==> flow/design.v <==
`timescale 1ns/1ps
module master_ahb(
  input  logic        clk_master,
  input  logic        rst_master,
  input  logic        HREADY,          
  input  logic [31:0] HRDATA,          
  input  logic [31:0] data_top,
  input  logic        write_top,       
  input  logic [3:0]  beat_length,     
  input  logic        enb,             
  input  logic [31:0] addr_top,
  input  logic        wrap_enb,        
  output logic [31:0] HADDR,
  output logic        HWRITE,
  output logic [2:0]  HSIZE,
  output logic [31:0] HWDATA,
  output logic [2:0]  HBURST,
  output logic [1:0]  HTRANS,
  output logic fifo_empty,
  output logic fifo_full
);
  typedef enum logic [2:0] {
    S_IDLE                = 3'b000,
    S_WRITE_ADDR          = 3'b001,
    S_WRITE_DATA          = 3'b010
  } state_t;
  state_t present_state, next_state;
  logic [31:0] addr_internal;
  logic [3:0]  count;         
  logic [3:0]  wr_ptr;
  logic [3:0]  rd_ptr;
  localparam int MEM_DEPTH = 16;
  logic [31:0] mem [0:MEM_DEPTH-1];
  logic next_HWRITE;
  logic [2:0] next_HSIZE;                
  logic [31:0] next_HWDATA;
  logic [2:0] next_HBURST;
  logic [1:0] next_HTRANS;
  logic [4:0] fifo_count;  
  logic push, pop;
  assign push = write_top && (fifo_count < MEM_DEPTH);
  assign pop  = (present_state == S_WRITE_DATA) && HREADY &&
                (HBURST == 3'b011 || HBURST == 3'b000) && (fifo_count > 0);
  assign fifo_empty = (fifo_count == 0);
  assign fifo_full  = (fifo_count >= MEM_DEPTH-1);  
  always_ff @(posedge clk_master or posedge rst_master) begin
    if (rst_master) begin
      wr_ptr        <= 4'd0;
      rd_ptr        <= 4'd0;
      addr_internal <= 32'h0;
      count         <= 4'd0;
      present_state <= S_IDLE;
      HWRITE        <= 1'b0;
      HSIZE         <= 3'b010;
      HWDATA        <= 32'h0;
      HBURST        <= 3'b000;
      HTRANS        <= 2'b00;
      fifo_count    <= 5'd0;
      for (int i = 0; i < MEM_DEPTH; i = i + 1) mem[i] <= 32'h0;
    end else begin
      if (push) begin
        mem[wr_ptr] <= data_top;
        wr_ptr <= wr_ptr + 1'b1;
      end
      if (pop) begin
        rd_ptr <= rd_ptr + 1'b1;
      end
      if (push && !pop)
        fifo_count <= fifo_count + 1'b1;
      else if (pop && !push)
        fifo_count <= fifo_count - 1'b1;
      present_state <= next_state;
      HWRITE <= next_HWRITE;
      HSIZE  <= next_HSIZE;
      HWDATA <= next_HWDATA;
      HBURST <= next_HBURST;
      HTRANS <= next_HTRANS;
      if (present_state == S_IDLE && next_state == S_WRITE_ADDR) begin
        addr_internal <= addr_top;
        count <= 4'd0;
      end
      if (present_state == S_WRITE_DATA && HREADY) begin
        if (HBURST == 3'b011) begin  
          count <= count + 1'b1;
          if (!wrap_enb) begin
            addr_internal <= addr_internal + 32'h4;
          end else begin
            if (addr_internal[3:0] == 4'hC)  
              addr_internal <= addr_internal - 32'hC;  
            else
              addr_internal <= addr_internal + 32'h4;
          end
        end else if (HBURST == 3'b000) begin  
          count <= 4'd0;  
        end
      end
    end
  end
  always_comb begin
    next_state    = present_state;
    next_HWRITE   = 1'b0;
    next_HSIZE    = 3'b010;
    next_HWDATA   = 32'h0;                 
    next_HBURST   = 3'b000;
    next_HTRANS   = 2'b00;
    case (present_state)
      S_IDLE: begin
        if (enb && HREADY && (fifo_count > 0)) begin
          if (beat_length == 1 && !wrap_enb) begin
            next_HWRITE = 1'b1;
            next_HBURST = 3'b000;  
            next_state = S_WRITE_ADDR;
          end else if (beat_length == 4) begin
            next_HWRITE = 1'b1;
            next_HBURST = 3'b011;  
            next_state = S_WRITE_ADDR;
          end
        end
      end
      S_WRITE_ADDR: begin
        next_HWRITE = 1'b1;
        next_HSIZE  = 3'b010;   
        next_HBURST = HBURST;   
        next_HTRANS = 2'b10;    
        next_state = S_WRITE_DATA;
      end
      S_WRITE_DATA: begin
        next_HWRITE = 1'b1;
        next_HSIZE  = 3'b010;
        next_HBURST = HBURST;   
        if (HBURST == 3'b000) begin
          if (fifo_count > 0)
            next_HWDATA = mem[rd_ptr];   
          else
            next_HWDATA = data_top;
          next_HTRANS = 2'b10;
          if (HREADY) next_state = S_IDLE;
        end
        else if (HBURST == 3'b011) begin
          if (fifo_count > 0) begin
            next_HWDATA = mem[rd_ptr];
          end else begin
            next_HWDATA = 32'h0;  
          end
          next_HTRANS = 2'b11;  
          if ((count == 4'd3) && HREADY) next_state = S_IDLE;
        end
      end
      default: next_state = S_IDLE;
    endcase
  end
  assign HADDR = addr_internal;
endmodule
From RTL to reports: master_ahb --
The steps from the RTL of master_ahb to its reports follow in flow order. Lines are those of the file above, counted from 1. Operators carry their Yosys type and port widths (W data, S select, Z words). Library cell names are shortened. The mark n/a stands for no value.
Inputs: top module master_ahb, clock clk_master, library sky130hd, timing corner tt_025C_1v80

Word level --
Counts by Yosys on the flattened word-level netlist (proc, flatten, opt, wreduce). Print and check cells are left out. Cells with the same type and inputs are merged into one.
Operators by class: multiplexer cells 36, reduce/logical cells 38, order comparisons 3, add/subtract/negate cells 7, equal/unequal tests 38
Operators by type and width (count):
- $pmux W32 S16 | 1
- $mux W32 | 10
- $eq A4 B4 Y1 const B | 17
- $eq A4 B3 Y1 const B | 9
- $reduce_and A2 Y1 | 16
- $add A32 B3 Y32 const B | 1
- $sub A32 B4 Y32 const B | 1
- $mux W3 | 7
- $eq A4 B2 Y1 const B | 5
- $mux W4 | 4
- $add A4 B1 Y4 const B | 3
- $eq A4 B1 Y1 const B | 3
- $logic_and A1 B1 Y1 | 11
- $mux W5 | 2
- $mux W2 | 5
- $pmux W3 S3 | 1
- $logic_not A4 Y1 | 2
- $eq A3 B1 Y1 const B | 2
- $eq A3 B2 Y1 const B | 2
- $logic_not A3 Y1 | 2
- $pmux W3 S2 | 1
- $add A5 B1 Y5 const B | 1
- $sub A5 B1 Y5 const B | 1
- $gt A5 B1 Y1 const B | 1
- $ge A5 B4 Y1 const B | 1
- $lt A5 B5 Y1 const B | 1
- $logic_not A5 Y1 | 1
- $pmux W2 S2 | 1
Not listed: further kinds 6, cells in them 10.
Bit counts: input bits 106, elaborated cells 148, flip-flop bits (word level) 602, output and inout bits 75

Logic depth --
Yosys ltp: most cells in a row. Word level: on the elaborated netlist, between registers, memories and ports. Mapped: between sequential cells and ports; inverters and the memories' decode and read muxes count.
Logic depth: word-level depth 12, ABC_AREA 0, gate-level depth with buffers 14

Mapped cells and area --
The flow's flattened synthesis, as Yosys stat reports it; memories are mapped. The netlist is that of the ABC_AREA named above (0 if unset); the other value can give another one. The area totals of this step are shown rounded.
Cell types:
- dfrtp_1 | count 599, total area 1.5E+04 sq um
- mux2_2 | count 531, total area 5.98E+03 sq um
- a22oi_1 | count 99, total area 743.213 sq um
- nand2_1 | count 133, total area 499.229 sq um
- a22o_1 | count 44, total area 385.37 sq um
- clkbuf_1 | count 100, total area 375.36 sq um
- a21oi_1 | count 65, total area 325.312 sq um
- o21ai_0 | count 58, total area 290.278 sq um
- buf_1 | count 61, total area 228.97 sq um
- mux2i_1 | count 22, total area 220.211 sq um
- o221ai_1 | count 24, total area 210.202 sq um
- nor2_1 | count 51, total area 191.434 sq um
- a221oi_1 | count 21, total area 183.926 sq um
- ha_1 | count 14, total area 175.168 sq um
- and3_1 | count 27, total area 168.912 sq um
- nand3_1 | count 33, total area 165.158 sq um
- a222oi_1 | count 15, total area 150.144 sq um
- nand4_1 | count 24, total area 150.144 sq um
Not listed: further types 58, cells in them 257.
Synthesis totals: mapped flip-flops 600, synthesis area 27300 sq um, cells in the netlist 2178, buffer cells 194

Worst setup path after synthesis --
Path of least setup slack by OpenSTA after synthesis, without wires, with an ideal clock, recovery checks aside; 20% of the period is set as input and as output delay. Where synthesis merged equal registers, the netlist keeps one of their names.
Timing path post-synthesis: path kind register to register, from register fifo_count[3], to register fifo_count[4], delay of the path 3029 ps, driving pins on the path 15, clock period 5000 ps, buffers on the path 2, data required time 4875 ps, arrival 2904 ps, path slack 1971 ps, synthesis period reached 3029 ps
"delay of the path" = arrival - input delay + setup time. "driving pins on the path" counts driving pins, that of a launching flip-flop among them; a cell with two outputs on the path counts twice. "synthesis period reached" = period - worst setup slack (recovery checks aside). The figure is calculated, with input and output delays left at 20% of the set period. Between the ends stands the longest chain of elaborated cells between them, by number of cells; it is not shown to be the way that was timed. Of several equally long chains one is given. Each line given opens the expression or statement behind the cell; cells for indexed reads and writes are added by Yosys, which also makes memories of some case tables. At most two assigning lines are given for a register; there are more.
Between the ends, post-synthesis: cell sequence dfrtp_1 > or4_1 > or2_1 > buf_2 > and3_1 > clkbuf_1 > inv_1 > ha_1 > inv_1 > fa_1 > a21o_1 > a21oi_1 > xnor2_1 > nor2_1 > xor2_1, length of the longest elaborated chain 6
Ends and longest elaborated chain, post-synthesis:
- start, declared | RTL line 39 | logic [4:0] fifo_count;
- start, assigned | RTL line 69 | fifo_count <= fifo_count + 1'b1;
- start, assigned | RTL line 71 | fifo_count <= fifo_count - 1'b1;
- $lt A5 B5 Y1 | RTL line 41 | assign push = write_top && (fifo_count < MEM_DEPTH);
- $logic_and A1 B1 Y1 | RTL line 41
- $logic_not A1 Y1 | RTL line 70 | else if (pop && !push)
- $logic_and A1 B1 Y1 | RTL line 70
- $mux W5 | RTL line 70
- $mux W5 | RTL line 68 | if (push && !pop)
- end, assigned | RTL line 69
- end, assigned | RTL line 71
- end, declared | RTL line 39

Path in the finished layout --
Path of least setup slack in the final report of flow run A (OpenROAD, finished layout, wires in). Where an end is a register, its clock arrival counts in the times. The path's times are printed in steps of 10 ps; the period is the one set.
Timing path after layout: path kind register to output, from register fifo_count[4], to output fifo_empty, path slack -110 ps, buffers on the path 3, arrival 2140 ps, data required time 2030 ps, external output delay 510 ps, clock period 2540 ps, driving pins on the path 7
Between the ends stands the longest chain of elaborated cells between them, by number of cells; it is not shown to be the way that was timed. Of several equally long chains one is given. At most two assigning lines are given for a register; there are more.
Between the ends, after layout: cell sequence dfrtp_1 > or4_4 > or2_4 > buf_4 > buf_12 > clkinv_2 > buf_6, length of the longest elaborated chain 1
Ends and longest elaborated chain, after layout:
- start, declared | RTL line 39 | logic [4:0] fifo_count;
- start, assigned | RTL line 69 | fifo_count <= fifo_count + 1'b1;
- start, assigned | RTL line 71 | fifo_count <= fifo_count - 1'b1;
- $logic_not A5 Y1 | RTL line 44 | assign fifo_empty = (fifo_count == 0);
- end, declared | RTL line 19 | output logic fifo_empty,

==> results <==
Flow measurements of master_ahb on sky130hd: 4 stored runs with different settings, listed in no order. Input and output delays are each 20% of the period that was set; the output load is 0.01 pF.
"achieved clock period" = clock period - worst setup slack. The figure is calculated, with input and output delays left at 20% of the set period.
"worst setup path time" is the time allowed to the run's worst setup path (the clock period less input and output delay, where it has them) less its slack. Clock arrival times count: a late capture clock shortens it, a late launch clock lengthens it.
"power" is the tool's figure for a default switching activity; nothing was simulated.
"worst setup path time" is given in steps of 10 ps.
The results are shown rounded.
[flow run A] settings: PLACE_DENSITY=0.6, period_ns=2.54, CAP_MARGIN=20, CORE_MARGIN=2, CORE_UTILIZATION=40, SLEW_MARGIN=20
[flow run A] result: chip area after synthesis (Yosys) 27300 sq um, die area 70500 sq um, standard-cell area of the final layout 33600 sq um, utilization 0.499, worst setup slack after layout -113 ps, total negative slack -302 ps, power 32500 uW, achieved clock period 2653 ps, worst setup path time 2140 ps, worst setup path kind register to output
[flow run B] settings: ABC_AREA=1, CAP_MARGIN=30, CELL_PAD_IN_SITES_DETAIL_PLACEMENT=2, CELL_PAD_IN_SITES_GLOBAL_PLACEMENT=3, CORE_MARGIN=5, CORE_UTILIZATION=20, GPL_TIMING_DRIVEN=0, HOLD_SLACK_MARGIN=0.29, MAX_ROUTING_LAYER=met4, PLACE_DENSITY_LB_ADDON=0.07, SETUP_SLACK_MARGIN=0.06, SLEW_MARGIN=10, TNS_END_PERCENT=25, period_ns=2.93
[flow run B] result: chip area after synthesis (Yosys) 28400 sq um, die area 149000 sq um, standard-cell area of the final layout 36300 sq um, utilization 0.257, worst setup slack after layout 97 ps, total negative slack 0 ps, power 38400 uW, achieved clock period 2833 ps, worst setup path time 2830 ps, worst setup path kind register to register
[flow run C] settings: ABC_AREA=1, CELL_PAD_IN_SITES_DETAIL_PLACEMENT=2, CORE_MARGIN=5, CORE_UTILIZATION=20, GPL_TIMING_DRIVEN=0, HOLD_SLACK_MARGIN=0.29, MAX_ROUTING_LAYER=met4, PLACE_DENSITY_LB_ADDON=0.17, SETUP_SLACK_MARGIN=0.06, SLEW_MARGIN=10, TNS_END_PERCENT=70, period_ns=2.93, CAP_MARGIN=20
[flow run C] result: chip area after synthesis (Yosys) 28400 sq um, die area 149000 sq um, standard-cell area of the final layout 35400 sq um, utilization 0.251, worst setup slack after layout 123 ps, total negative slack 0 ps, power 36900 uW, achieved clock period 2807 ps, worst setup path time 2810 ps, worst setup path kind register to register
[flow run D] settings: ABC_AREA=1, CAP_MARGIN=30, CELL_PAD_IN_SITES_DETAIL_PLACEMENT=2, CELL_PAD_IN_SITES_GLOBAL_PLACEMENT=3, CORE_MARGIN=5, CORE_UTILIZATION=20, CTS_CLUSTER_DIAMETER=127, GPL_ROUTABILITY_DRIVEN=0, GPL_TIMING_DRIVEN=1, HOLD_SLACK_MARGIN=0.29, MAX_ROUTING_LAYER=met4, MIN_ROUTING_LAYER=met2, SETUP_SLACK_MARGIN=0.06, SLEW_MARGIN=10, TNS_END_PERCENT=25, period_ns=2.93
[flow run D] result: chip area after synthesis (Yosys) 28400 sq um, die area 149000 sq um, standard-cell area of the final layout 35900 sq um, utilization 0.254, worst setup slack after layout 249 ps, total negative slack 0 ps, power 37300 uW, achieved clock period 2681 ps, worst setup path time 2100 ps, worst setup path kind register to output
